==> flow/design.v <==
`timescale 1ns/1ps
module ALU(ALUControl, a, b, zero, less_greater, w);
    parameter N = 16;
    input [2:0] ALUControl;
    input signed [N-1:0] a, b;
    output zero, less_greater;
    output reg signed [N-1:0] w;
    always @(a or b or ALUControl) begin
        case (ALUControl)
            3'b000   :  w = a + b;
            3'b001   :  w = a - b;
            3'b010   :  w = a & b;
            3'b011    :  w = a | b;
            3'b101   :  w = $signed(a) < $signed(b) ? 16'd1 : 16'd0;
            3'b100   :  w = a ^ b;
            default:  w = {N{1'bx}};
        endcase
    end
    assign zero = (~|w);
    assign less_greater = |w;
endmodule
`timescale 1ns/1ps
module ALU_Controller(func3, Branch_funct, ALUOp, ALUControl);
    input [2:0] func3;
    input [1:0] Branch_funct;
    input [1:0] ALUOp;  
    output reg [2:0] ALUControl;
    always @(ALUOp or func3 or Branch_funct)begin
        case (ALUOp)
            2'b00   : ALUControl <= 3'b000;
            2'b01   : ALUControl <= 
                        (Branch_funct == 2'b00) ? 3'b001:
                        (Branch_funct == 2'b01) ? 3'b001:
                        (Branch_funct == 2'b10) ? 3'b101: 3'bxxx;
            2'b10   : ALUControl <= 
                        (func3 == 3'b000) ? 3'b000:
                        (func3 == 3'b001)  ? 3'b001:
                        (func3 == 3'b111) ? 3'b010:
                        (func3 == 3'b110) ? 3'b011:
                        (func3 == 3'b010) ? 3'b101 : 3'bxxx;
            2'b11   : ALUControl <= 3'b000;
            default: ALUControl <= 3'b000;
        endcase
    end
endmodule
module BranchController(Branch_funct, branch, less_greater, zero, w);
    input branch, zero, less_greater;
    input [1:0] Branch_funct;
    output reg w;
    always @(Branch_funct, zero, less_greater, branch) begin
        case (Branch_funct)
            2'b00   : w <= branch && zero;
            2'b01   : w <= branch && ~zero;
            2'b10   : w <= branch && less_greater;
            default: w <= 1'b0;
        endcase
    end
endmodule
`timescale 1ns/1ps
module CRegister(in, en, rst, clk, out);
    parameter N = 16;
    input [N-1:0] in;
    input en, clk, rst;
    output reg [N-1:0] out;
    always @(posedge clk or posedge rst) begin
        if (rst)
            out <= {N{1'b0}};
        else if (en)
            out <= in;
    end
endmodule
`timescale 1ns/1ps
module ImmExtension(immSrc, data, w);
    input [2:0] immSrc;
    input [12:0] data;
    parameter [2:0] L_T = 3'b000, S_T = 3'b001,
                    B_T = 3'b010, J_T = 3'b011,
                    I_T = 3'b100;
    output reg [15:0] w;
    always @(immSrc, data) begin
        case (immSrc)
            L_T   : w <= {{9{data[12]}},data[12], data[8:6] , data[2:0]};
            S_T   : w <= {{19{data[12]}},data[12], data[5:0]};
            J_T   : w <= {{3{data[12]}},data[12], data[11:0]};
            B_T   : w <= {{11{data[12]}}, data[12], data[9], data[2:0]};
            I_T   : w <= {{9{data[12]}},data[12], data[8:6], data[2:0]};
            default: w <= 16'dx;
        endcase
    end
endmodule
`timescale 1ns/1ps
module Mux2to1(slc, a, b, w);
    parameter N = 16;
    input slc;
    input [N-1:0] a, b;
    output [N-1:0] w;
    assign w = ~slc ? a : b;
endmodule
`timescale 1ns/1ps
module Mux4to1(slc, a, b, c, d, w);
    parameter N = 16;
    input [1:0] slc;
    input [N-1:0] a, b, c, d;
    output reg [N-1:0] w;
    always @(a or b or c or d or slc) begin
        case (slc)
            2'b00  : w <= a;
            2'b01  : w <= b;
            2'b10  : w <= c;
            2'b11  : w <= d;
            default: w <= {N{1'bx}};
        endcase
    end
endmodule
`timescale 1ns/1ps
module RegisterFile(clk, regWrite,
                    readRegister1, readRegister2,
                    writeRegister, writeData,
                    readData1, readData2);
    parameter WordLen = 16;
    parameter WordCount = 16;
    input regWrite, clk;
    input [2:0] readRegister1, readRegister2, writeRegister;
    input [WordLen-1:0] writeData;
    output [WordLen-1:0] readData1, readData2;
    reg [WordLen-1:0] registerFile [0:(WordCount /2)-1];
    always @(posedge clk) begin
        if (regWrite)
            registerFile[writeRegister] <= writeData;
    end
    assign readData1 = registerFile[readRegister1];
    assign readData2 = registerFile[readRegister2];
endmodule
`timescale 1ns/1ps
module MainController(clk, rst, op,
                      PCUpdate, adrSrc, memWrite, branch,
                      IRWrite, resultSrc, ALUOp, 
                      ALUSrcA, ALUSrcB, immSrc, regWrite, jump);
    input [2:0] op;
    input clk, rst;
    output reg [1:0]  resultSrc, ALUSrcA, ALUSrcB, ALUOp;
    output reg [2:0] immSrc;
    output reg adrSrc, regWrite, memWrite, PCUpdate, branch, IRWrite, jump;
    parameter [2:0] R_T = 3'b000, L_T = 3'b001,
                    S_T = 3'b010, B_T = 3'b011,
                    J_T = 3'b100, I_T = 3'b101;
    reg [11:0] pstate;
    reg [11:0] nstate;
    always @(*) begin
        case (pstate)
            12'b000000000001   : nstate = 12'b000000000010;
            12'b000000000010  : nstate =  (op == L_T)    ? 12'b000000000100     :
                                 (op == R_T)    ? 12'b000000010000     :
                                 (op == B_T)    ? 12'b000001000000     :                                   
                                 (op == J_T)    ? 12'b000000001000     :
                                 (op == S_T)    ? 12'b000010000000     : 
                                 (op == I_T)    ? 12'b100000000001     :12'b000000000001;   
            12'b100000000001 : nstate = 12'b000000100000;
            12'b000000000100 : nstate = 12'b001000000001;
            12'b000000010000 : nstate = 12'b000000100000;
            12'b000000100000: nstate = 12'b000000000001;
            12'b000001000000 : nstate = 12'b000000000001;
            12'b000000001000 : nstate = 12'b000000000001;
            12'b000010000000 : nstate = 12'b000100000000;
            12'b000100000000: nstate = 12'b000000000001;
            12'b001000000001: nstate = 12'b010000000001;
            12'b010000000001 : nstate = 12'b000000000001;
            default: nstate = 12'b000000000001;
        endcase
    end
    always @(pstate) begin
        {resultSrc, memWrite, ALUOp, ALUSrcA, ALUSrcB, immSrc, 
                regWrite, PCUpdate, branch, IRWrite, jump, adrSrc} = 18'b0;
        case (pstate)
            12'b000000000001 : begin
                IRWrite   = 1'b1;
                adrSrc    = 1'b0;
                ALUSrcA   = 2'b00;
                ALUSrcB   = 2'b10;
                ALUOp     = 2'b00;
                resultSrc = 2'b10;
                PCUpdate  = 1'b1;
            end
            12'b000000000010: begin
                ALUSrcA   = 2'b01;
                ALUSrcB   = 2'b01;
                ALUOp     = 2'b00;
                immSrc    = 3'b010;
            end
            12'b100000000001: begin 
                ALUSrcA   = 2'b10;
                ALUSrcB   = 2'b01;
                immSrc    = 3'b100;
                ALUOp     = 2'b11;
            end
            12'b000000000100: begin 
                ALUSrcA   = 2'b10;
                ALUSrcB   = 2'b01;
                immSrc    = 3'b000;
                ALUOp     = 2'b11;
            end
            12'b001000000001: begin
                resultSrc = 2'b00;
                adrSrc    = 1'b1;
            end
            12'b010000000001: begin
                resultSrc = 2'b01;
                regWrite  = 1'b1;
            end
            12'b000000010000: begin
                ALUSrcA   = 2'b10;
                ALUSrcB   = 2'b00;
                ALUOp     = 2'b10;
            end
            12'b000001000000: begin
                ALUSrcA   = 2'b10;
                ALUSrcB   = 2'b00;
                ALUOp     = 2'b01;
                resultSrc = 2'b00;
                branch    = 1'b1;
            end
            12'b000000001000: begin
                ALUSrcA   = 2'b01;
                ALUSrcB   = 2'b01;
                ALUOp     = 2'b00;
                resultSrc = 2'b10;
                immSrc    = 3'b011;
                jump      = 1'b1;
            end
            12'b000010000000: begin
                ALUSrcA   = 2'b10;
                ALUSrcB   = 2'b01;
                ALUOp     = 2'b00;
                immSrc    = 3'b001;
            end
            12'b000100000000: begin
                resultSrc = 2'b00;
                adrSrc    = 1'b1;
                memWrite  = 1'b1;
            end
            12'b000000100000: begin
                resultSrc = 2'b00;
                regWrite  = 1'b1;
            end
        endcase
    end
    always @(posedge clk or posedge rst) begin
        if (rst)
            pstate <= 12'b000000000001;
        else
            pstate <= nstate;
    end
endmodule
`timescale 1ns/1ps
module RISC_V_Controller(clk, rst, op, func3, Branch_funct, zero,less_greater,
                    PCWrite, adrSrc, memWrite,
                    IRWrite, resultSrc, ALUControl,
                    ALUSrcA, ALUSrcB, immSrc, regWrite);
    input [2:0] op;
    input [2:0] func3;
    input [1:0] Branch_funct;
    input clk, rst, zero, less_greater;
    output PCWrite, adrSrc, memWrite, IRWrite, regWrite;
    output [1:0] resultSrc, ALUSrcA, ALUSrcB;
    output [2:0] ALUControl;
    output [2:0] immSrc;
    wire PCUpdate, branch, Branch_out, jump;
    wire[1:0] ALUOp;
    MainController mainController(
        .clk(clk), .rst(rst), .op(op),
        .PCUpdate(PCUpdate),
        .adrSrc(adrSrc), .memWrite(memWrite),
        .branch(branch), .resultSrc(resultSrc),
        .ALUSrcA(ALUSrcA), .ALUSrcB(ALUSrcB),
        .immSrc(immSrc), .regWrite(regWrite),
        .IRWrite(IRWrite), .ALUOp(ALUOp), .jump(jump)
    );
    ALU_Controller ALUController(
        .func3(func3),  .ALUOp(ALUOp), .ALUControl(ALUControl), .Branch_funct(Branch_funct)
    );    
    BranchController Branch_Control(
                                    .Branch_funct(Branch_funct), .branch(branch), .less_greater(less_greater), .zero(zero), .w(Branch_out)
                                    );
    assign PCWrite = (PCUpdate | Branch_out | jump); 
endmodule
`timescale 1ns/1ps
module RISC_V_Datapath(clk, rst, PCWrite, adrSrc, memWrite,
                    IRWrite, resultSrc, ALUControl,
                    ALUSrcA, ALUSrcB, immSrc, regWrite,
                    op, func3, Branch_funct, zero, less_greater, funct7,
                    mem_addr, mem_wdata, mem_we, mem_rdata);
    input clk, rst, PCWrite, adrSrc, memWrite, IRWrite, regWrite;
    input [1:0] resultSrc, ALUSrcA, ALUSrcB;
    input [2:0] ALUControl;
    input [2:0] immSrc;
    input  [15:0] mem_rdata;
    output [15:0] mem_addr, mem_wdata;
    output        mem_we;
    output [2:0] op;
    output [2:0] func3;
    output [1:0] Branch_funct;
    output  zero, less_greater, funct7;
    wire [15:0] Adr, PC, ReadData, OldPC;
    wire [15:0] ImmExt, instr, Data;
    wire [15:0] RD1, RD2, A, B, SrcA, SrcB;
    wire [15:0] ALUResult, ALUOut, Result;
    CRegister  PCR  (.in(Result),    .en(PCWrite), .rst(rst), .clk(clk), .out(PC));
    CRegister OldPCR(.in(PC),        .en(IRWrite), .rst(rst), .clk(clk), .out(OldPC));
    CRegister  IR   (.in(ReadData),  .en(IRWrite), .rst(rst), .clk(clk), .out(instr));
    CRegister MDR   (.in(ReadData),  .en(1'b1),    .rst(rst), .clk(clk), .out(Data));
    CRegister AR    (.in(RD1),       .en(1'b1),    .rst(rst), .clk(clk), .out(A));
    CRegister BR    (.in(RD2),       .en(1'b1),    .rst(rst), .clk(clk), .out(B));
    CRegister ALUR  (.in(ALUResult), .en(1'b1),    .rst(rst), .clk(clk), .out(ALUOut));
    Mux2to1 AdrMux(.slc(adrSrc),    .a(PC),     .b(Result), .w(Adr));
    Mux4to1 AMux     (.slc(ALUSrcA),   .a(PC),     .b(OldPC),  .c(A),         .d(16'd0),  .w(SrcA));
    Mux4to1 BMux     (.slc(ALUSrcB),   .a(B),      .b(ImmExt), .c(16'd2),     .d(16'd0),  .w(SrcB));
    Mux4to1 ResultMux(.slc(resultSrc), .a(ALUOut), .b(Data),   .c(ALUResult), .d(ImmExt), .w(Result));
    ImmExtension Extend(
        .immSrc(immSrc), .data({instr[15], instr[11:0]}), .w(ImmExt)
    );
    ALU ALU_Instance(
        .ALUControl(ALUControl), .a(SrcA), .b(SrcB), 
        .zero(zero), .less_greater(less_greater), .w(ALUResult)
    );
    assign mem_addr  = Adr;
    assign mem_wdata = B;
    assign mem_we    = memWrite;
    assign ReadData  = mem_rdata;
    RegisterFile RF(
        .clk(clk), 
        .regWrite(regWrite),
        .writeData(Result), 
        .readData1(RD1), .readData2(RD2),
        .readRegister1(instr[5:3]), 
        .readRegister2(instr[8:6]),
        .writeRegister(instr[11:9])
    );
    assign funct7 = instr[15]; 
    assign op = instr[14:12];
    assign func3 = instr[2:0];
    assign Branch_funct = instr[11:10];
endmodule
`timescale 1ns/1ps
module RISC_V(clk, rst, mem_addr, mem_wdata, mem_we, mem_rdata);
    input clk, rst;
    input  [15:0] mem_rdata;  
    output [15:0] mem_addr;   
    output [15:0] mem_wdata;  
    output        mem_we;     
    wire [2:0] func3, ALUControl;
    wire[2:0] immSrc;
    wire zero, less_greater, PCSrc, memWrite, 
         regWrite, ALUSrc, PCWrite, adrSrc, IRWrite, funct7;
    wire [1:0] resultSrc, ALUSrcA, ALUSrcB, Branch_funct;
    wire [2:0] op; 
    RISC_V_Controller CU(
        .clk(clk), .rst(rst), .op(op), 
        .func3(func3), .immSrc(immSrc), .zero(zero), 
        .less_greater(less_greater), .PCWrite(PCWrite),
        .adrSrc(adrSrc), .memWrite(memWrite), 
        .IRWrite(IRWrite), .resultSrc(resultSrc), 
        .ALUControl(ALUControl), .ALUSrcA(ALUSrcA),
        .ALUSrcB(ALUSrcB), .regWrite(regWrite),
        .Branch_funct(Branch_funct)
    );
    RISC_V_Datapath DP(
        .clk(clk), .rst(rst), .less_greater(less_greater),
        .PCWrite(PCWrite), .adrSrc(adrSrc),
        .memWrite(memWrite), .IRWrite(IRWrite), 
        .resultSrc(resultSrc), .immSrc(immSrc), 
        .ALUControl(ALUControl), .op(op),
        .ALUSrcA(ALUSrcA), .func3(func3),
        .ALUSrcB(ALUSrcB), .zero(zero),
        .regWrite(regWrite), .Branch_funct(Branch_funct), .funct7(funct7),
        .mem_addr(mem_addr), .mem_wdata(mem_wdata), .mem_we(mem_we), .mem_rdata(mem_rdata)
    );
endmodule
* Tool chain data of RISC_V
Each step is given for the RTL above and for the edited RTL.
Lines under "before" count in the file above, lines under "after" in the edited file.
"difference": "after" minus "before" as printed here.
Cell names lack the library's common part.
Not given: n/a
- Design top :: RISC_V
- Clock :: clk
- Cell library :: sky130hd
- Corner :: tt_025C_1v80

* Diff
The edit as a unified diff against the file above.
The edited RTL no longer does the same as the RTL above: the edit was made by script, with no optimisation intended.
#+begin_src diff
@@ -315,5 +315,5 @@
     Mux4to1 AMux     (.slc(ALUSrcA),   .a(PC),     .b(OldPC),  .c(A),         .d(16'd0),  .w(SrcA));
     Mux4to1 BMux     (.slc(ALUSrcB),   .a(B),      .b(ImmExt), .c(16'd2),     .d(16'd0),  .w(SrcB));
-    Mux4to1 ResultMux(.slc(resultSrc), .a(ALUOut), .b(Data),   .c(ALUResult), .d(ImmExt), .w(Result));
+    assign Result = ALUOut;
     ImmExtension Extend(
         .immSrc(immSrc), .data({instr[15], instr[11:0]}), .w(ImmExt)
#+end_src

* Word-level counts
Yosys after proc, flatten, opt, wreduce and memory -nomap, before mapping. Memory bits, and registers merged into a memory's read port (data or address), are not among the register bits. Print and check cells are not counted. Equal cells are merged and count once.
Yosys's memory passes give these memory sizes; they may raise the number of words (mostly to a power of two), join words into wider ones and drop unused or constant bits.
** Bit counts
- memory bits (read-only) :: before 0, after 0, difference 0
- bits in registers :: before 92, after 76, difference -16
- word width x clocked read ports :: before 32, after 32, difference 0
- bits in writable memories :: before 128, after 128, difference 0
- memories :: before 1, after 1, difference 0
- bits in latches :: before 0, after 0, difference 0
** Memory list
- words x width with read and write ports :: before DP.RF.registerFile 8 x 16 bit 2R1W, after DP.RF.registerFile 8 x 16 bit 2R1W
** Operators by class
- mux-type cells :: before 38, after 36, difference -2
- add/sub/neg operators :: before 2, after 2, difference 0
- div/mod/pow operators :: before 0, after 0, difference 0
- shifts and indexed selects :: before 0, after 0, difference 0
- bitwise gates (word level) :: before 5, after 5, difference 0
- equality and inequality tests :: before 44, after 41, difference -3
- multipliers :: before 0, after 0, difference 0
- order comparisons :: before 1, after 1, difference 0
- reduce/logical cells :: before 24, after 22, difference -2
** Operators with widths
- == test 2 bit with constant B :: before 9, after 7, difference -2
- OR reduction 2 bit :: before 9, after 8, difference -1
- == test 2 x 1 -> 1 bit with constant B :: before 5, after 4, difference -1
- zero test 2 bit :: before 5, after 4, difference -1
- parallel mux 16 bit (select 4 bit) :: before 4, after 3, difference -1
- parallel mux 2 bit (select 2 bit) :: before 3, after 2, difference -1
Operator kinds equal on both sides are left out: 37.

* Longest topological paths
Depth = most cells in a row (Yosys ltp): at word level without a register or memory, in the mapped netlist without a sequential cell, where the memories' decode and read muxes count.
** Depth
- depth in word-level cells :: before 15, after 15, difference 0
- ABC_AREA :: before 0, after 0
- gate-level depth with buffers :: before 23, after 24, difference +1
- mapped depth without buffers :: before 21, after 21, difference 0

* Synthesis result
Source: synth_stat.txt of the flow (Yosys; design flattened, memories mapped). It holds for the ABC_AREA given above (unset counts as 0); a run with the other value may have another netlist.
** Mapped netlist
- mapped cells :: before 1050, after 985, difference -65
- mapped area (µm²) :: before 13897.1, after 12969.9, difference -927.2
- flip-flop cells :: before 252, after 236, difference -16
- buffers :: before 64, after 60, difference -4
** Cell types
- dfrtp_1 :: before 123, after 107, difference -16
- mux4_2 :: before 79, after 64, difference -15
- a211oi_1 :: before 20, after 7, difference -13
- a21o_1 :: before 2, after 14, difference +12
- inv_1 :: before 62, after 52, difference -10
- o21ai_0 :: before 34, after 42, difference +8
- a31oi_1 :: before 10, after 3, difference -7
- nor2_1 :: before 63, after 57, difference -6
- buf_4 :: before 6, after 0, difference -6
- a21oi_1 :: before 41, after 36, difference -5
- a22o_1 :: before 3, after 8, difference +5
- clkbuf_1 :: before 38, after 42, difference +4
- nor3_1 :: before 25, after 21, difference -4
- mux2i_1 :: before 19, after 23, difference +4
- and3_1 :: before 6, after 10, difference +4
- or3_1 :: before 6, after 2, difference -4
- a222oi_1 :: before 4, after 0, difference -4
- xnor2_1 :: before 0, after 4, difference +4
Cell types equal on both sides are left out: 21.
The list need not be complete.
By module: a second synthesis without flattening, with its own total; a netlist apart from the flattened one above.
** Unflattened totals
- cell total of the unflattened synthesis :: before 1082, after 1027, difference -55
- area (unflattened synthesis) (µm²) :: before 15693.8, after 14616.5, difference -1077.3
Each row is one instance without its submodules.
** By module, before
- RegisterFile :: cells 255, area 6044.5 µm², seq. area 3843.7 µm², instances 1
- CRegister :: cells 35, area 653.1 µm², seq. area 400.4 µm², instances 7
- ALU :: cells 416, area 2690.1 µm², seq. area 0.0 µm², instances 1
- Mux4to1 :: cells 20, area 424.2 µm², seq. area 0.0 µm², instances 3
- MainController :: cells 41, area 467.9 µm², seq. area 301.5 µm², instances 1
- Mux2to1 :: cells 18, area 249.0 µm², seq. area 0.0 µm², instances 1
- ImmExtension :: cells 22, area 231.5 µm², seq. area 0.0 µm², instances 1
- BranchController :: cells 11, area 80.1 µm², seq. area 0.0 µm², instances 1
- ALU_Controller :: cells 10, area 65.1 µm², seq. area 0.0 µm², instances 1
- RISC_V_Datapath :: cells 3, area 15.0 µm², seq. area 0.0 µm², instances 1
- RISC_V_Controller :: cells 1, area 6.3 µm², seq. area 0.0 µm², instances 1
- RISC_V :: cells 0, area 0.0 µm², seq. area 0.0 µm², instances 1
** By module, after
- RegisterFile :: cells 255, area 6044.5 µm², seq. area 3843.7 µm², instances 1
- CRegister :: cells 35, area 653.1 µm², seq. area 400.4 µm², instances 6
- ALU :: cells 416, area 2690.1 µm², seq. area 0.0 µm², instances 1
- Mux4to1 :: cells 20, area 424.2 µm², seq. area 0.0 µm², instances 2
- MainController :: cells 41, area 467.9 µm², seq. area 301.5 µm², instances 1
- Mux2to1 :: cells 18, area 249.0 µm², seq. area 0.0 µm², instances 1
- ImmExtension :: cells 22, area 231.5 µm², seq. area 0.0 µm², instances 1
- BranchController :: cells 11, area 80.1 µm², seq. area 0.0 µm², instances 1
- ALU_Controller :: cells 10, area 65.1 µm², seq. area 0.0 µm², instances 1
- RISC_V_Datapath :: cells 3, area 15.0 µm², seq. area 0.0 µm², instances 1
- RISC_V_Controller :: cells 1, area 6.3 µm², seq. area 0.0 µm², instances 1
- RISC_V :: cells 0, area 0.0 µm², seq. area 0.0 µm², instances 1

* Timing after synthesis
Source: OpenSTA report_checks on the synthesized netlist (no wires, ideal clock, input and output delay 20% of the period each), path of least setup slack; recovery checks are left aside. Register names are those of the netlist, which keeps one name where synthesis merged equal registers.
** Timing after synthesis
- kind :: before flip-flop to output port, after flip-flop to flip-flop
- from :: before register CU.mainController.pstate, after register CU.mainController.pstate
- to :: before output port mem_addr[12], after register DP.PCR.out[0]
- library setup time (ns) :: after 0.125
- required time (ns) :: before 6.400, after 7.875, difference +1.475
- path buffers :: before 1, after 3, difference +2
- period (ns) :: before 8.0, after 8.0, difference 0.0
- path delay (ns) :: before 4.648, after 5.572, difference +0.924
- driving pins on the path :: before 20, after 21, difference +1
- data arrival time (ns) :: before 4.648, after 5.447, difference +0.799
- external output delay (ns) :: before 1.600
- slack (ns) :: before 1.752, after 2.428, difference +0.676
- period reached after synthesis (ns) :: before 6.248, after 5.572, difference -0.676
"path delay" is the arrival time less input delay plus setup time.
At an output port there is no setup time.
"driving pins on the path": output pins that drive a net of the path, with the launching flip-flop's if there is one; two outputs of one cell count as two.
"period reached after synthesis" is the clock period less the worst setup slack; recovery checks do not enter. This is arithmetic on one report: input and output delays are still those of the set period (20% each).
Where an end lacks its bit number, it is one bit of the signal, or one of the new flip-flops if synthesis recoded a state register.
On the way, after synthesis, before:
- Cells stage by stage :: dfrtp_1 -> nor3_1 -> inv_1 -> or3_1 -> clkbuf_1 -> nor2_1 -> nand2_1 -> o21ai_0 -> ha_1 -> inv_1 -> fa_1 -> nand2b_1 -> a2111o_1 -> o21a_1 -> a31oi_1 -> o22ai_1 -> o21ai_1 -> o221ai_1 -> mux4_2 -> mux2_2
** Ends and longest elaborated chain, after synthesis, before
- from (decl) :: line 147 : reg [11:0] pstate;
- from (assign) :: line 249 : pstate <= 12'b000000000001;
- from (assign) :: line 251 : pstate <= nstate;
- to (decl) :: line 347 : output [15:0] mem_addr;
before: Chain of elaborated cells between the ends: none given.
Nets of the timed path that keep an RTL name, with a line that drives or declares them; the list need not be complete.
** Named nets, after synthesis, before
- DP.ALUR.in[12] :: line 9 : case (ALUControl)
- DP.AdrMux.b[12] :: line 106 : case (slc)
On the way, after synthesis, after:
- Cells stage by stage :: dfrtp_1 -> clkbuf_1 -> or2_2 -> clkbuf_1 -> nor4_1 -> mux2i_1 -> nor2_1 -> ha_1 -> fa_1 -> a21o_1 -> a221oi_1 -> o21ai_0 -> a31oi_1 -> mux2_2 -> a211oi_1 -> o21ai_0 -> nor4_4 -> mux2i_1 -> nand3_4 -> buf_12 -> mux2_4
** Ends and longest elaborated chain, after synthesis, after
- from (decl) :: line 147 : reg [11:0] pstate;
- from (assign) :: line 249 : pstate <= 12'b000000000001;
- from (assign) :: line 251 : pstate <= nstate;
- to (assign) :: line 67 : out <= {N{1'b0}};
- to (assign) :: line 69 : out <= in;
- to (decl) :: line 64 : output reg [N-1:0] out;
after: Chain of elaborated cells between the ends: none given.
** Named nets, after synthesis, after
- DP.ALUR.in[14] :: line 9 : case (ALUControl)

* Worst path after layout
Path of least setup slack in the final report of the runs of pair 1 (OpenROAD, finished layout, wires in). Where an end is a register, its clock arrival counts in the times.
** Timing post-layout
- kind :: before flip-flop to output port, after flip-flop to flip-flop
- from :: before register CU.mainController.pstate, after register CU.mainController.pstate
- to :: before output port mem_addr[13], after register DP.PCR.out[12]
- slack (ns) :: before 0.33, after 1.38, difference +1.05
- period (ns) :: before 7.85, after 7.85, difference 0.00
- required time (ns) :: before 6.28, after 8.26, difference +1.98
- external output delay (ns) :: before 1.57
- driving pins on the path :: before 16, after 19, difference +3
- data arrival time (ns) :: before 5.95, after 6.88, difference +0.93
- path buffers :: before 1, after 0, difference -1
- library setup time (ns) :: after 0.11
Where an end lacks its bit number, it is one bit of the signal, or one of the new flip-flops if synthesis recoded a state register.
On the way, post-layout, before:
- Cells stage by stage :: dfrtp_1 -> nor2_1 -> nor4_1 -> a222oi_1 -> a211oi_1 -> ha_1 -> nor2_4 -> nand3_2 -> a311oi_2 -> o21bai_1 -> o2bb2ai_1 -> a2111oi_1 -> a21oi_1 -> mux4_2 -> mux2_2 -> clkdlybuf4s50_1
** Ends and longest elaborated chain, post-layout, before
- from (decl) :: line 147 : reg [11:0] pstate;
- from (assign) :: line 249 : pstate <= 12'b000000000001;
- from (assign) :: line 251 : pstate <= nstate;
- to (decl) :: line 347 : output [15:0] mem_addr;
before: Chain of elaborated cells between the ends: none given.
Nets of the timed path that keep an RTL name, with a line that drives or declares them; the list need not be complete.
** Named nets, post-layout, before
- DP.ALUR.in[13] :: line 9 : case (ALUControl)
- DP.AdrMux.b[13] :: line 106 : case (slc)
On the way, post-layout, after:
- Cells stage by stage :: dfrtp_1 -> nor3_1 -> inv_1 -> or3_1 -> and2_1 -> nand2_1 -> o21ai_0 -> ha_1 -> nor3b_1 -> nor3_1 -> a21boi_0 -> o32ai_1 -> xnor2_1 -> o21ai_0 -> or4b_1 -> nor4_4 -> mux2i_1 -> nand3_4 -> mux2_4
** Ends and longest elaborated chain, post-layout, after
- from (decl) :: line 147 : reg [11:0] pstate;
- from (assign) :: line 249 : pstate <= 12'b000000000001;
- from (assign) :: line 251 : pstate <= nstate;
- to (assign) :: line 67 : out <= {N{1'b0}};
- to (assign) :: line 69 : out <= in;
- to (decl) :: line 64 : output reg [N-1:0] out;
after: Chain of elaborated cells between the ends: none given.
** Named nets, post-layout, after
- DP.ALUR.in[8] :: line 9 : case (ALUControl)

* Layout results
Both versions went through the flow (Yosys, OpenROAD) with the same settings in each pair. Constraints: input delay and output delay 20% of the set period each, output load 0.01 pF.
Flow settings, pair 1:
- CORE_UTILIZATION :: 40
- period_ns :: 7.85
- CAP_MARGIN :: 20
- CORE_MARGIN :: 2
- SLEW_MARGIN :: 20
** Final reports, pair 1
- standard-cell area after layout (µm²) :: before 15620.0, after 14647.8, difference -972.2
- setup slack of the critical path (ns) :: before 0.333, after 1.380, difference +1.047
- setup TNS (ns) :: before 0.000, after 0.000, difference 0.000
- die size (µm²) :: before 36250.3, after 33881.8, difference -2368.5
- final worst hold slack (ns) :: before 0.381, after 0.402, difference +0.021
- synthesis area (µm²) :: before 13897.1, after 12969.9, difference -927.2
- power (mW) :: before 2.500, after 2.495, difference -0.005
- utilization after routing :: before 0.454, after 0.462, difference +0.008
Flow settings, pair 2:
- CAP_MARGIN :: 30
- CELL_PAD_IN_SITES_DETAIL_PLACEMENT :: 1
- CELL_PAD_IN_SITES_GLOBAL_PLACEMENT :: 0
- CORE_ASPECT_RATIO :: 1.32
- CORE_UTILIZATION :: 28
- CTS_CLUSTER_SIZE :: 53
- SETUP_SLACK_MARGIN :: -0.23
- period_ns :: 4.78
- CORE_MARGIN :: 2
- SLEW_MARGIN :: 20
** Final reports, pair 2
- standard-cell area after layout (µm²) :: before 19413.6, after 16397.0, difference -3016.6
- setup slack of the critical path (ns) :: before -1.270, after -0.367, difference +0.903
- setup TNS (ns) :: before -32.588, after -5.544, difference +27.044
- die size (µm²) :: before 51448.7, after 48076.4, difference -3372.3
- final worst hold slack (ns) :: before 0.432, after 0.423, difference -0.009
- synthesis area (µm²) :: before 13897.1, after 12969.9, difference -927.2
- power (mW) :: before 4.084, after 3.958, difference -0.126
- utilization after routing :: before 0.397, after 0.359, difference -0.038
"power": no workload was simulated; the value follows from the tool's default switching activity.
